==> flow/design.v <==
module INV_IP #(parameter IP_WIDTH = 6) (
    IN_1, IN_2,
    OUT_INV
);
input  [IP_WIDTH-1:0] IN_1, IN_2;
output [IP_WIDTH-1:0] OUT_INV;
parameter LOOP_IDX = 8;
genvar i;
reg [IP_WIDTH-1:0] old_r [0:LOOP_IDX-1];
reg [IP_WIDTH-1:0] r [0:LOOP_IDX-1];
reg [IP_WIDTH-1:0] q [0:LOOP_IDX-1];
reg signed [IP_WIDTH-1:0] old_t [0:LOOP_IDX-1];
reg [3:0] index [1:LOOP_IDX-1];
reg signed [IP_WIDTH-1:0] t [0:LOOP_IDX-1];
generate
for(i=0;i<LOOP_IDX;i=i+1) begin: loop_old_r
    always@(*) begin
        if(i==0) begin
            old_r[0] = (IN_1 > IN_2)? IN_1:IN_2;
        end
        else begin
            old_r[i] = r[i-1];        
        end
    end
end
endgenerate
generate
for(i=0;i<LOOP_IDX;i=i+1) begin: loop_r
    always@(*) begin
        if(i==0) begin
            r[0] = (IN_1 > IN_2)? IN_2:IN_1;
        end
        else begin
            if(r[i-1]!=0)
                r[i] = old_r[i-1] - q[i-1] * r[i-1];
            else
                r[i] = 0;
        end
    end
end
endgenerate
generate
for(i=0;i<LOOP_IDX;i=i+1) begin: loop_q
    always@(*) begin
        if(r[i]!=0)
            q[i] = old_r[i] / r[i];
        else
            q[i] = 0;
    end
end
endgenerate
generate
for(i=0;i<LOOP_IDX;i=i+1) begin: loop_old_t
    always@(*) begin
        if(i==0) begin
            old_t[0] = 0;    
        end
        else begin
            if(r[i-1]!=0) begin
                old_t[i] = t[i-1];
            end
            else
                old_t[i] = 0;
        end
    end
end
endgenerate
generate
for(i=1;i<LOOP_IDX;i=i+1) begin: loop_index
    always@(*) begin
            if(r[i-1]!=0) begin
                index[i] = i;
            end
            else
                index[i] = index[i-1];
    end
end
endgenerate
generate
for(i=0;i<LOOP_IDX;i=i+1) begin: loop_t
    always@(*) begin
        if(i==0) begin
            t[0] = 1;    
        end
        else begin
            if(r[i-1]!=0)
                t[i] = old_t[i-1] - q[i-1] * t[i-1];
            else
                t[i] = 0;
        end
    end
end
endgenerate
assign OUT_INV = (old_t[index[LOOP_IDX-1]][IP_WIDTH-1]==1)? old_t[index[LOOP_IDX-1]]+old_r[0]:old_t[index[LOOP_IDX-1]];
endmodule
module EC_TOP(
    clk, rst_n, in_valid,
    in_Px, in_Py, in_Qx, in_Qy, in_prime, in_a,
    out_valid, out_Rx, out_Ry
);
input clk, rst_n, in_valid;
input [6-1:0] in_Px, in_Py, in_Qx, in_Qy, in_prime, in_a;
output reg out_valid;
output reg [6-1:0] out_Rx, out_Ry;
localparam S_IDLE = 0;
localparam S_IN_DATA = 1;
localparam S_P_ADD = 2;
localparam S_P_DOU = 3;
localparam S_XR_YR = 4;
localparam S_OUT = 5;
parameter IP_WIDTH = 6;
reg [2:0] current_state, next_state;
reg [3:0] cnt_s_p;
reg [2:0] cnt_xr_yr;
reg [5:0] px_reg;
reg [5:0] py_reg;
reg [5:0] qx_reg;
reg [5:0] qy_reg;
reg [5:0] a_reg;
reg [5:0] prime_reg;
wire [5:0] p_sub_xp;
wire [5:0] p_sub_yp;
wire [5:0] p_sub_xq;
wire [5:0] p_sub_xr;
wire [6:0] xq_xp1;
wire [6:0] yq_yp1;
wire [7:0] xr_w;
wire [6:0] xp2_3_a;
reg [5:0] xr_reg ;
reg [5:0] s_reg;
reg [11:0] mod_in;
wire [5:0] mod_out;
reg [IP_WIDTH-1:0]  IN_2;
wire [IP_WIDTH-1:0] OUT_INV;
reg [5:0] yp2_ip;
wire [6:0] xp_xr1;
wire [11:0]mul_out;
reg [5:0] mul_in1, mul_in2;
wire [6:0] s_xp_xr1_yp1;
always@(posedge clk or negedge rst_n) begin
    if(!rst_n)
        current_state <= S_IDLE;
    else
        current_state <= next_state;
end
always@(*) begin
    case (current_state)
        S_IDLE:    next_state = in_valid? S_IN_DATA:S_IDLE;
        S_IN_DATA: next_state = (px_reg==qx_reg && py_reg==qy_reg)? S_P_DOU:S_P_ADD;
        S_P_ADD:   next_state = (cnt_s_p==4)? S_XR_YR:S_P_ADD;
        S_P_DOU:   next_state = (cnt_s_p==8)? S_XR_YR:S_P_DOU;
        S_XR_YR:   next_state = (cnt_xr_yr==6)? S_OUT:S_XR_YR;
        S_OUT:     next_state = S_IDLE;
        default: next_state = S_IDLE;
    endcase
end
always @(posedge clk or negedge rst_n) begin
    if (!rst_n) 
        cnt_s_p <= 0;    
    else begin
        if(current_state==S_P_ADD && cnt_s_p<=3)
            cnt_s_p <= cnt_s_p + 1;
        else if(current_state==S_P_DOU && cnt_s_p<=7)
            cnt_s_p <= cnt_s_p + 1;
        else
            cnt_s_p <= 0;
    end  
end
always @(posedge clk or negedge rst_n) begin
    if (!rst_n) 
        cnt_xr_yr <= 0;    
    else begin
        if(current_state==S_XR_YR && cnt_xr_yr<=5)
            cnt_xr_yr <= cnt_xr_yr + 1;
        else
            cnt_xr_yr <= 0;
    end  
end
always@(posedge clk or negedge rst_n) begin
    if(!rst_n) 
        px_reg <= 0;
    else begin
        if(in_valid)
            px_reg <= in_Px;
    end
end
always@(posedge clk or negedge rst_n) begin
    if(!rst_n) 
        py_reg <= 0;
    else begin
        if(in_valid)
            py_reg <= in_Py;
    end
end
always@(posedge clk or negedge rst_n) begin
    if(!rst_n) 
        qx_reg <= 0;
    else begin
        if(in_valid)
            qx_reg <= in_Qx;
    end
end
always@(posedge clk or negedge rst_n) begin
    if(!rst_n) 
        qy_reg <= 0;
    else begin
        if(in_valid)
            qy_reg <= in_Qy;
    end
end
always@(posedge clk or negedge rst_n) begin
    if(!rst_n) 
        a_reg <= 0;
    else begin
        if(in_valid)
            a_reg <= in_a;
    end
end
always@(posedge clk or negedge rst_n) begin
    if(!rst_n) 
        prime_reg <= 2;
    else begin
        if(in_valid)
            prime_reg <= in_prime;
    end
end
assign p_sub_xp = prime_reg - px_reg;
assign p_sub_yp = prime_reg - py_reg;
assign p_sub_xq = prime_reg - qx_reg;
assign p_sub_xr = prime_reg - mod_out;
assign xq_xp1 = qx_reg + p_sub_xp;    
assign yq_yp1 = qy_reg + p_sub_yp;    
assign xr_w = mod_out + p_sub_xp + p_sub_xq;  
assign xp_xr1 = px_reg + p_sub_xr;
assign s_xp_xr1_yp1 = mod_out + p_sub_yp;
assign xp2_3_a = mod_out + a_reg;
always@(posedge clk or negedge rst_n) begin
    if(!rst_n)
        s_reg <= 0;
    else begin
        if(current_state==S_P_ADD && cnt_s_p==4 || current_state==S_P_DOU && cnt_s_p==8)
            s_reg <= mod_out;
    end
end
always @(posedge clk or negedge rst_n) begin
    if (!rst_n) begin
       xr_reg <= 0;
    end
    else begin
        if(cnt_xr_yr==2) 
            xr_reg <= mod_out;
    end
end
always @(posedge clk or negedge rst_n) begin
    if(!rst_n)
        mod_in <= 0;
    else begin
        if(current_state==S_P_ADD) begin
            case(cnt_s_p)
                'd0: mod_in <= xq_xp1;
                'd1: mod_in <= yq_yp1;
                'd3: mod_in <= mul_out;
            endcase
        end
        else if(current_state==S_P_DOU) begin
            case(cnt_s_p)
                'd0: mod_in <= {py_reg, 1'b0};
                'd2: mod_in <= mul_out;
                'd4: mod_in <= mul_out;
                'd5: mod_in <= xp2_3_a;
                'd7: mod_in <= mul_out;
            endcase
        end
        else if(current_state==S_XR_YR) begin
             case(cnt_xr_yr)
                'd0: mod_in <= mul_out;
                'd1: mod_in <= xr_w;
                'd2: mod_in <= xp_xr1;
                'd4: mod_in <= mul_out;
                'd5: mod_in <= s_xp_xr1_yp1;
            endcase
        end
    end
end
assign mod_out = mod_in % prime_reg;
always@(posedge clk or negedge rst_n) begin
    if(!rst_n)
        IN_2 <= 0;
    else begin
        if((current_state==S_P_ADD || current_state==S_P_DOU) && cnt_s_p==1) begin
            IN_2 <= mod_out;
        end
    end
end
INV_IP #(.IP_WIDTH(IP_WIDTH)) I_INV_IP ( .IN_1(prime_reg), .IN_2(IN_2), . OUT_INV(OUT_INV));
always@(posedge clk or negedge rst_n) begin
    if(!rst_n) 
        yp2_ip <= 0;
    else begin
        if(current_state==S_P_DOU && cnt_s_p==2)
            yp2_ip <= OUT_INV;
    end
end
always @(posedge clk or negedge rst_n) begin
    if(!rst_n)
        mul_in1 <= 0;
    else begin
         if(current_state==S_P_ADD) begin
            case(cnt_s_p)
                'd2: mul_in1 <= mod_out;
                'd4: mul_in1 <= mod_out;
            endcase
        end
        else if(current_state==S_P_DOU) begin
            case(cnt_s_p)
                'd1: mul_in1 <= px_reg;
                'd3: mul_in1 <= 3;
                'd6: mul_in1 <= mod_out;
                'd8: mul_in1 <= mod_out;
            endcase
        end
        else if(current_state==S_XR_YR) begin
            case(cnt_xr_yr)
                'd3: mul_in1 <= s_reg;
            endcase
        end
    end
end
always @(posedge clk or negedge rst_n) begin
    if(!rst_n)
        mul_in2 <= 0;
    else begin
         if(current_state==S_P_ADD) begin
            case(cnt_s_p)
                'd2: mul_in2 <= OUT_INV;
                'd4: mul_in2 <= mod_out;
            endcase
        end
        else if(current_state==S_P_DOU) begin
            case(cnt_s_p)
                'd1: mul_in2 <= px_reg;
                'd3: mul_in2 <= mod_out;
                'd6: mul_in2 <= yp2_ip;
                'd8: mul_in2 <= mod_out;
            endcase
        end
        else if(current_state==S_XR_YR) begin
            case(cnt_xr_yr)
                'd3: mul_in2 <= mod_out;
            endcase
        end
    end
end
assign mul_out = mul_in1 * mul_in2;
always @(posedge clk or negedge rst_n) begin
    if(!rst_n)
        out_valid <= 0;
    else begin
        if(cnt_xr_yr==6)
            out_valid <= 1;
        else
            out_valid <= 0;
    end
end
always @(posedge clk or negedge rst_n) begin
    if(!rst_n)
        out_Rx <= 0;
    else begin
        if(cnt_xr_yr==6)
            out_Rx <= xr_reg;
        else
            out_Rx <= 0;
    end
end
always @(posedge clk or negedge rst_n) begin
    if(!rst_n)
        out_Ry <= 0;
    else begin
        if(cnt_xr_yr==6)
            out_Ry <= mod_out;
        else
            out_Ry <= 0;
    end
end
endmodule
---- Step by step through the tools: EC_TOP ----
The steps from the RTL of EC_TOP to its reports follow in flow order.
Lines are those of the file above, counted from 1.
Cell names lack the library's common part.
A cell with - has no value.
set-up
  top ..................................... EC_TOP
  clock input ............................. clk
  cell library ............................ sky130hd
  library corner .......................... tt_025C_1v80

---- Elaborated design ----
Counts by Yosys on the flattened word-level netlist (proc, flatten, opt, wreduce). Print and check cells are left out.
word-level totals
  flip-flop bits (word level) ............. 107
  input bits .............................. 39
  output and inout bits ................... 13
  word-level cells ........................ 199
cells by class
  add/sub/neg operators ................... 26
  $mul .................................... 12
  div/mod/pow operators ................... 7
  order comparisons ....................... 4
  equality and inequality tests ........... 33
  mux-type cells .......................... 66
  reduce/logical cells .................... 32
operator list
  operator                                                          number
  6-bit by 6-bit multiplier with 6-bit output                       11
  6-bit two-way mux                                                 38
  6-bit by 6-bit divider with 6-bit output                          6
  6-bit subtractor                                                  14
  12-bit by 6-bit remainder unit with 12-bit output                 1
  6-bit by 6-bit multiplier with 12-bit output                      1
  12-bit case mux with 3-bit select                                 2
  6-bit nonzero test                                                8
  12-bit case mux with 4-bit select                                 1
  6-bit case mux with 8-bit select                                  1
  6-bit by 6-bit adder with 7-bit output                            6
  6-bit case mux with 3-bit select                                  2
  12-bit two-way mux                                                3
  3-bit two-way mux                                                 10
  3-bit equality test with constant B                               8
  3-bit by 2-bit equality test with 1-bit output with constant B    6
  4-bit by 3-bit equality test with 1-bit output with constant B    4
  5-bit by 4-bit inequality test with 1-bit output with constant B  3
  3-bit case mux with 5-bit select                                  1
  4-bit AND reduction                                               3
  6-bit equality test                                               2
  6-bit case mux with 2-bit select                                  1
  3-bit by 1-bit equality test with 1-bit output with constant B    3
  3-bit zero test                                                   3
  1-bit logical AND                                                 8
  2-bit OR reduction                                                4
  4-bit by 2-bit equality test with 1-bit output with constant B    2
  7-bit by 6-bit adder with 8-bit output                            1
Other operator kinds: 20; their cells: 27.

---- Depth ----
Longest topological path by Yosys (ltp), each cell counted once; first at word level (registers and memories cut), then after technology mapping (sequential cells cut; the memories' decode and read muxes count).
logic depth
  word-level depth ........................ 40
  ABC_AREA ................................ 0
  gate-level depth with buffers ........... 359
  gate-level depth less buffers ........... 339

---- Netlist ----
The flow's flattened synthesis, as Yosys stat reports it; memories are mapped. The netlist is that of the ABC_AREA named above (0 if unset); the other value can give another one.
cell types
  cell type  number  area in all (µm²)
  ha_1       416     5.2E+03
  dfrtp_1    108     2.7E+03
  fa_1       109     2.18E+03
  xnor2_1    151     1.32E+03
  nor2_1     299     1.12E+03
  inv_1      292     1.1E+03
  a21oi_1    190     950.912
  nand2_1    234     878.342
  o21ai_0    153     765.734
  xor2_1     87      761.981
  o21a_1     91      683.155
  a21o_1     86      645.619
  mux2_2     53      596.822
  nor3_1     109     545.523
  mux2i_1    51      510.49
  nand2b_1   61      381.616
  clkbuf_1   82      307.795
  nor2b_1    39      243.984
Not listed: further types 82, cells in them 487.
mapped netlist
  mapped cells ............................ 3,098
  cell area after synthesis ............... 24,641.1 µm²
  sequential part of the area ............. 2,755.1 µm²
  flip-flops .............................. 110
  buffer cells ............................ 94
The figures by module come from a second, unflattened synthesis with its own total; it is not the netlist above.
unflattened totals
  cell total of the unflattened synthesis .. 3,256
  area total of the unflattened synthesis .. 25,717.2 µm²
Each row is one instance without its submodules.
modules
  module                times used  cells  area (µm²)  sequential area (µm²)
  INV_IP #(IP_WIDTH=6)  1           1,864  13,850.8    0.0
  EC_TOP                1           1,392  11,866.4    2,755.1

---- Worst setup path after synthesis ----
Source: OpenSTA report_checks on the synthesized netlist (no wires, ideal clock, input and output delay 20% of the period each), path of least setup slack; recovery checks are left aside. Register names are those of the netlist, which keeps one name where synthesis merged equal registers.
timing path after synthesis
  kind .................................... register -> register
  start ................................... register prime_reg[0]
  end ..................................... register mul_in2[5]
  period .................................. 77.0 ns
  setup time .............................. 0.121 ns
  time at the first pin ................... 0.000 ns
  data arrival time ....................... 66.744 ns
  required time ........................... 76.879 ns
  slack ................................... 10.134 ns
  delay of the path ....................... 66.865 ns
  driving pins on the path ................ 339
  buffers on the path ..................... 22
  synthesis period reached ................ 66.866 ns
"delay of the path" is the arrival time less input delay plus setup time.
"driving pins on the path": output pins that drive a net of the path, with the launching flip-flop's if there is one; two outputs of one cell count as two.
"synthesis period reached" = period - worst setup slack (recovery checks aside). The figure is calculated, with input and output delays left at 20% of the set period.
The rows between start and end are the longest chain of elaborated cells between them; the timing report does not say that the signal goes this way. Where chains are equally long, one stands for them.
A line is the first line of the expression or statement that the cell stems from. Yosys adds cells for indexed reads and writes and turns some case tables into memories.
A register here has more assigning lines than the two given.
between the ends, after synthesis
  path through ............................ dfrtp_1 -> clkbuf_1 -> clkinv_1 -> ha_1 -> nor2b_1 -> o2111ai_2 -> a31oi_2 -> buf_2 -> clkbuf_1 -> clkbuf_1 -> nor2_1 -> a21oi_1 -> ha_1 -> o21a_1 -> nor2_1 -> nor2_1 -> nor2_1 -> a21oi_1 -> [... 303 more ...] -> ha_1 -> o41a_1 -> xnor3_1 -> xnor2_1 -> and3_1 -> o2111ai_2 -> buf_6 -> mux2i_1 -> a21oi_1 -> inv_1 -> ha_1 -> a21o_1 -> a21oi_1 -> o21bai_1 -> a21oi_1 -> xor2_1 -> nor3b_1 -> o22a_1
  cells in the longest elaborated chain ... 40
  elaborated cells on any way between the ends .. 89
  classes of those cells .................. add/sub: 13; mul: 11; div: 7; compare: 1; eq/ne: 7; mux: 42; reduce/logical: 8
RTL lines, path after synthesis
  item                                         line  source
  start, declared                              120   reg [5:0] prime_reg;
  start, assigned                              221   prime_reg <= 2;
  start, assigned                              224   prime_reg <= in_prime;
  6-bit > comparator                           19    old_r[0] = (IN_1 > IN_2)? IN_1:IN_2;
  6-bit two-way mux                            19
  6-bit by 6-bit divider with 6-bit output     46    q[i] = old_r[i] / r[i];
  6-bit two-way mux                            45    if(r[i]!=0)
  6-bit by 6-bit multiplier with 6-bit output  35    r[i] = old_r[i-1] - q[i-1] * r[i-1];
  6-bit subtractor                             35
  6-bit two-way mux                            34    if(r[i-1]!=0)
  [... 26 more ...]                            -
  3-bit two-way mux                            71    if(r[i-1]!=0) begin
  3-bit equality test                          94    assign OUT_INV = (old_t[index[LOOP_IDX-1]][IP_WIDTH-1]==1)? old_t[index[LOOP_IDX-1]]+old_r[0]:old_t[index[LOOP ...
  6-bit case mux with 8-bit select             94
  6-bit adder                                  94
  6-bit two-way mux                            94
  6-bit case mux with 2-bit select             334   case(cnt_s_p)
  6-bit two-way mux                            333   if(current_state==S_P_ADD) begin
  end, assigned                                336   'd4: mul_in2 <= mod_out;
  end, assigned                                341   'd1: mul_in2 <= px_reg;
  end, declared                                138   reg [5:0] mul_in1, mul_in2;

---- Timing after layout ----
From the final timing report of run C: the path of least setup slack in the routed layout; clock arrival at registers is part of the times.
timing path post-layout
  kind .................................... register -> register
  start ................................... register prime_reg[0]
  end ..................................... register mul_in2[5]
  period .................................. 128.0 ns
  setup time .............................. 0.11 ns
  time at the first pin ................... 0.36 ns
  data arrival time ....................... 82.26 ns
  required time ........................... 128.26 ns
  slack ................................... 45.99 ns
  driving pins on the path ................ 345
  buffers on the path ..................... 25
The rows between start and end are the longest chain of elaborated cells between them; the timing report does not say that the signal goes this way. Where chains are equally long, one stands for them.
A register here has more assigning lines than the two given.
between the ends, post-layout
  path through ............................ dfrtp_1 -> clkbuf_1 -> clkinv_1 -> buf_16 -> ha_1 -> nor2b_1 -> o2111ai_2 -> a31oi_2 -> buf_2 -> clkbuf_1 -> clkbuf_1 -> nor2_1 -> a21oi_1 -> ha_1 -> o21a_1 -> nor2_1 -> nor2_1 -> nor2_1 -> [... 309 more ...] -> ha_1 -> o41a_1 -> xnor3_1 -> xnor2_1 -> and3_1 -> o2111ai_2 -> buf_6 -> mux2i_1 -> a21oi_1 -> inv_1 -> ha_1 -> a21o_1 -> a21oi_1 -> o21bai_1 -> a21oi_1 -> xor2_1 -> nor3b_1 -> o22a_1
  cells in the longest elaborated chain ... 40
  elaborated cells on any way between the ends .. 89
  classes of those cells .................. add/sub: 13; mul: 11; div: 7; compare: 1; eq/ne: 7; mux: 42; reduce/logical: 8
RTL lines, path post-layout
  item                                         line  source
  start, declared                              120   reg [5:0] prime_reg;
  start, assigned                              221   prime_reg <= 2;
  start, assigned                              224   prime_reg <= in_prime;
  6-bit > comparator                           19    old_r[0] = (IN_1 > IN_2)? IN_1:IN_2;
  6-bit two-way mux                            19
  6-bit by 6-bit divider with 6-bit output     46    q[i] = old_r[i] / r[i];
  6-bit two-way mux                            45    if(r[i]!=0)
  6-bit by 6-bit multiplier with 6-bit output  35    r[i] = old_r[i-1] - q[i-1] * r[i-1];
  6-bit subtractor                             35
  6-bit two-way mux                            34    if(r[i-1]!=0)
  [... 26 more ...]                            -
  3-bit two-way mux                            71    if(r[i-1]!=0) begin
  3-bit equality test                          94    assign OUT_INV = (old_t[index[LOOP_IDX-1]][IP_WIDTH-1]==1)? old_t[index[LOOP_IDX-1]]+old_r[0]:old_t[index[LOOP ...
  6-bit case mux with 8-bit select             94
  6-bit adder                                  94
  6-bit two-way mux                            94
  6-bit case mux with 2-bit select             334   case(cnt_s_p)
  6-bit two-way mux                            333   if(current_state==S_P_ADD) begin
  end, assigned                                336   'd4: mul_in2 <= mod_out;
  end, assigned                                341   'd1: mul_in2 <= px_reg;
  end, declared                                138   reg [5:0] mul_in1, mul_in2;

Record of 3 stored runs of the RTL-to-layout flow on EC_TOP, platform sky130hd. The runs are unordered. Constraints: input delay and output delay 20% of the set period each, output load 0.01 pF.
"period achieved" is the run's clock period less its worst setup slack. It is reckoned from that one timing run; input and output delays stay at 20% of the period that was set.
By "critical path time" is meant the share of the clock period that the worst setup path is allowed (20% is reserved at inputs, 20% at outputs), minus its slack. Clock arrival times at its registers enter into it.

======== run A ========
==> flow/run.sh <==
#!/bin/bash
# the make line also repeats the synthesis and layout settings of config.mk as NAME=value (left out here)
make -C /OpenROAD-flow-scripts/flow DESIGN_CONFIG=/design/flow/config.mk WORK_HOME=/design/flow/orfs CLKGATE_MAP_FILE= finish
==> flow/config.mk <==
export PLATFORM = sky130hd
export DESIGN_NAME = EC_TOP
export DESIGN_NICKNAME = EC_TOP
export VERILOG_FILES = /design/flow/design.v
export SDC_FILE = /design/flow/constraint.sdc
export NUM_CORES = 4
export LEC_CHECK = 0
export CAP_MARGIN = 20
export CELL_PAD_IN_SITES_DETAIL_PLACEMENT = 1
export CELL_PAD_IN_SITES_GLOBAL_PLACEMENT = 2
export CORE_MARGIN = 2
export CORE_UTILIZATION = 65
export MAX_ROUTING_LAYER = met4
export PLACE_DENSITY_LB_ADDON = 0.06
export SETUP_SLACK_MARGIN = 5.0
export SLEW_MARGIN = 20
==> flow/constraint.sdc <==
create_clock -name core_clock -period 47.0 [get_ports {clk}]
set_input_delay 9.4000 -clock core_clock [delete_from_list [all_inputs] [get_ports {clk}]]
set_output_delay 9.4000 -clock core_clock [all_outputs]
set_load 0.01 [all_outputs]

-------- run A --------
  did not finish, placement stopped with FLW-0024

======== run B ========
==> flow/run.sh <==
#!/bin/bash
# the make line also repeats the synthesis and layout settings of config.mk as NAME=value (left out here)
make -C /OpenROAD-flow-scripts/flow DESIGN_CONFIG=/design/flow/config.mk WORK_HOME=/design/flow/orfs CLKGATE_MAP_FILE= finish
==> flow/config.mk <==
export PLATFORM = sky130hd
export DESIGN_NAME = EC_TOP
export DESIGN_NICKNAME = EC_TOP
export VERILOG_FILES = /design/flow/design.v
export SDC_FILE = /design/flow/constraint.sdc
export NUM_CORES = 4
export LEC_CHECK = 0
export CAP_MARGIN = 20
export CELL_PAD_IN_SITES_DETAIL_PLACEMENT = 0
export CELL_PAD_IN_SITES_GLOBAL_PLACEMENT = 3
export CORE_ASPECT_RATIO = 0.68
export CORE_MARGIN = 6
export CORE_UTILIZATION = 52
export GPL_ROUTABILITY_DRIVEN = 1
export HOLD_SLACK_MARGIN = -0.04
export MAX_ROUTING_LAYER = met5
export MIN_ROUTING_LAYER = met2
export SETUP_SLACK_MARGIN = 5.0
export SLEW_MARGIN = 20
==> flow/constraint.sdc <==
create_clock -name core_clock -period 82.2 [get_ports {clk}]
set_input_delay 16.4400 -clock core_clock [delete_from_list [all_inputs] [get_ports {clk}]]
set_output_delay 16.4400 -clock core_clock [all_outputs]
set_load 0.01 [all_outputs]

-------- run B --------
  did not finish, placement stopped with GPL-0301

======== run C ========
==> flow/run.sh <==
#!/bin/bash
# the make line also repeats the synthesis and layout settings of config.mk as NAME=value (left out here)
make -C /OpenROAD-flow-scripts/flow DESIGN_CONFIG=/design/flow/config.mk WORK_HOME=/design/flow/orfs CLKGATE_MAP_FILE= finish
==> flow/config.mk <==
export PLATFORM = sky130hd
export DESIGN_NAME = EC_TOP
export DESIGN_NICKNAME = EC_TOP
export VERILOG_FILES = /design/flow/design.v
export SDC_FILE = /design/flow/constraint.sdc
export NUM_CORES = 4
export LEC_CHECK = 0
export CAP_MARGIN = 40
export CORE_MARGIN = 3
export CORE_UTILIZATION = 29
export CTS_CLUSTER_SIZE = 55
export GPL_TIMING_DRIVEN = 0
export HOLD_SLACK_MARGIN = 0.26
export PLACE_DENSITY = 0.88
export SETUP_SLACK_MARGIN = 5.0
export SLEW_MARGIN = 0
export TNS_END_PERCENT = 60
==> flow/constraint.sdc <==
create_clock -name core_clock -period 128.0 [get_ports {clk}]
set_input_delay 25.6000 -clock core_clock [delete_from_list [all_inputs] [get_ports {clk}]]
set_output_delay 25.6000 -clock core_clock [all_outputs]
set_load 0.01 [all_outputs]

-------- measured, run C --------
  full die area ........................... 88,503.3 µm²
  critical path time ...................... 82.01 ns
  worst setup path kind ................... register -> register
  setup slack of the worst path ........... 45.993 ns
  utilization in the final report ......... 32.2 %
  sum of negative setup slack ............. 0.000 ns
  period achieved ......................... 82.007 ns
  synthesized cell area ................... 24,641.1 µm²
  lowest hold slack ....................... 0.454 ns
  standard-cell area of the final layout .. 27,009.7 µm²
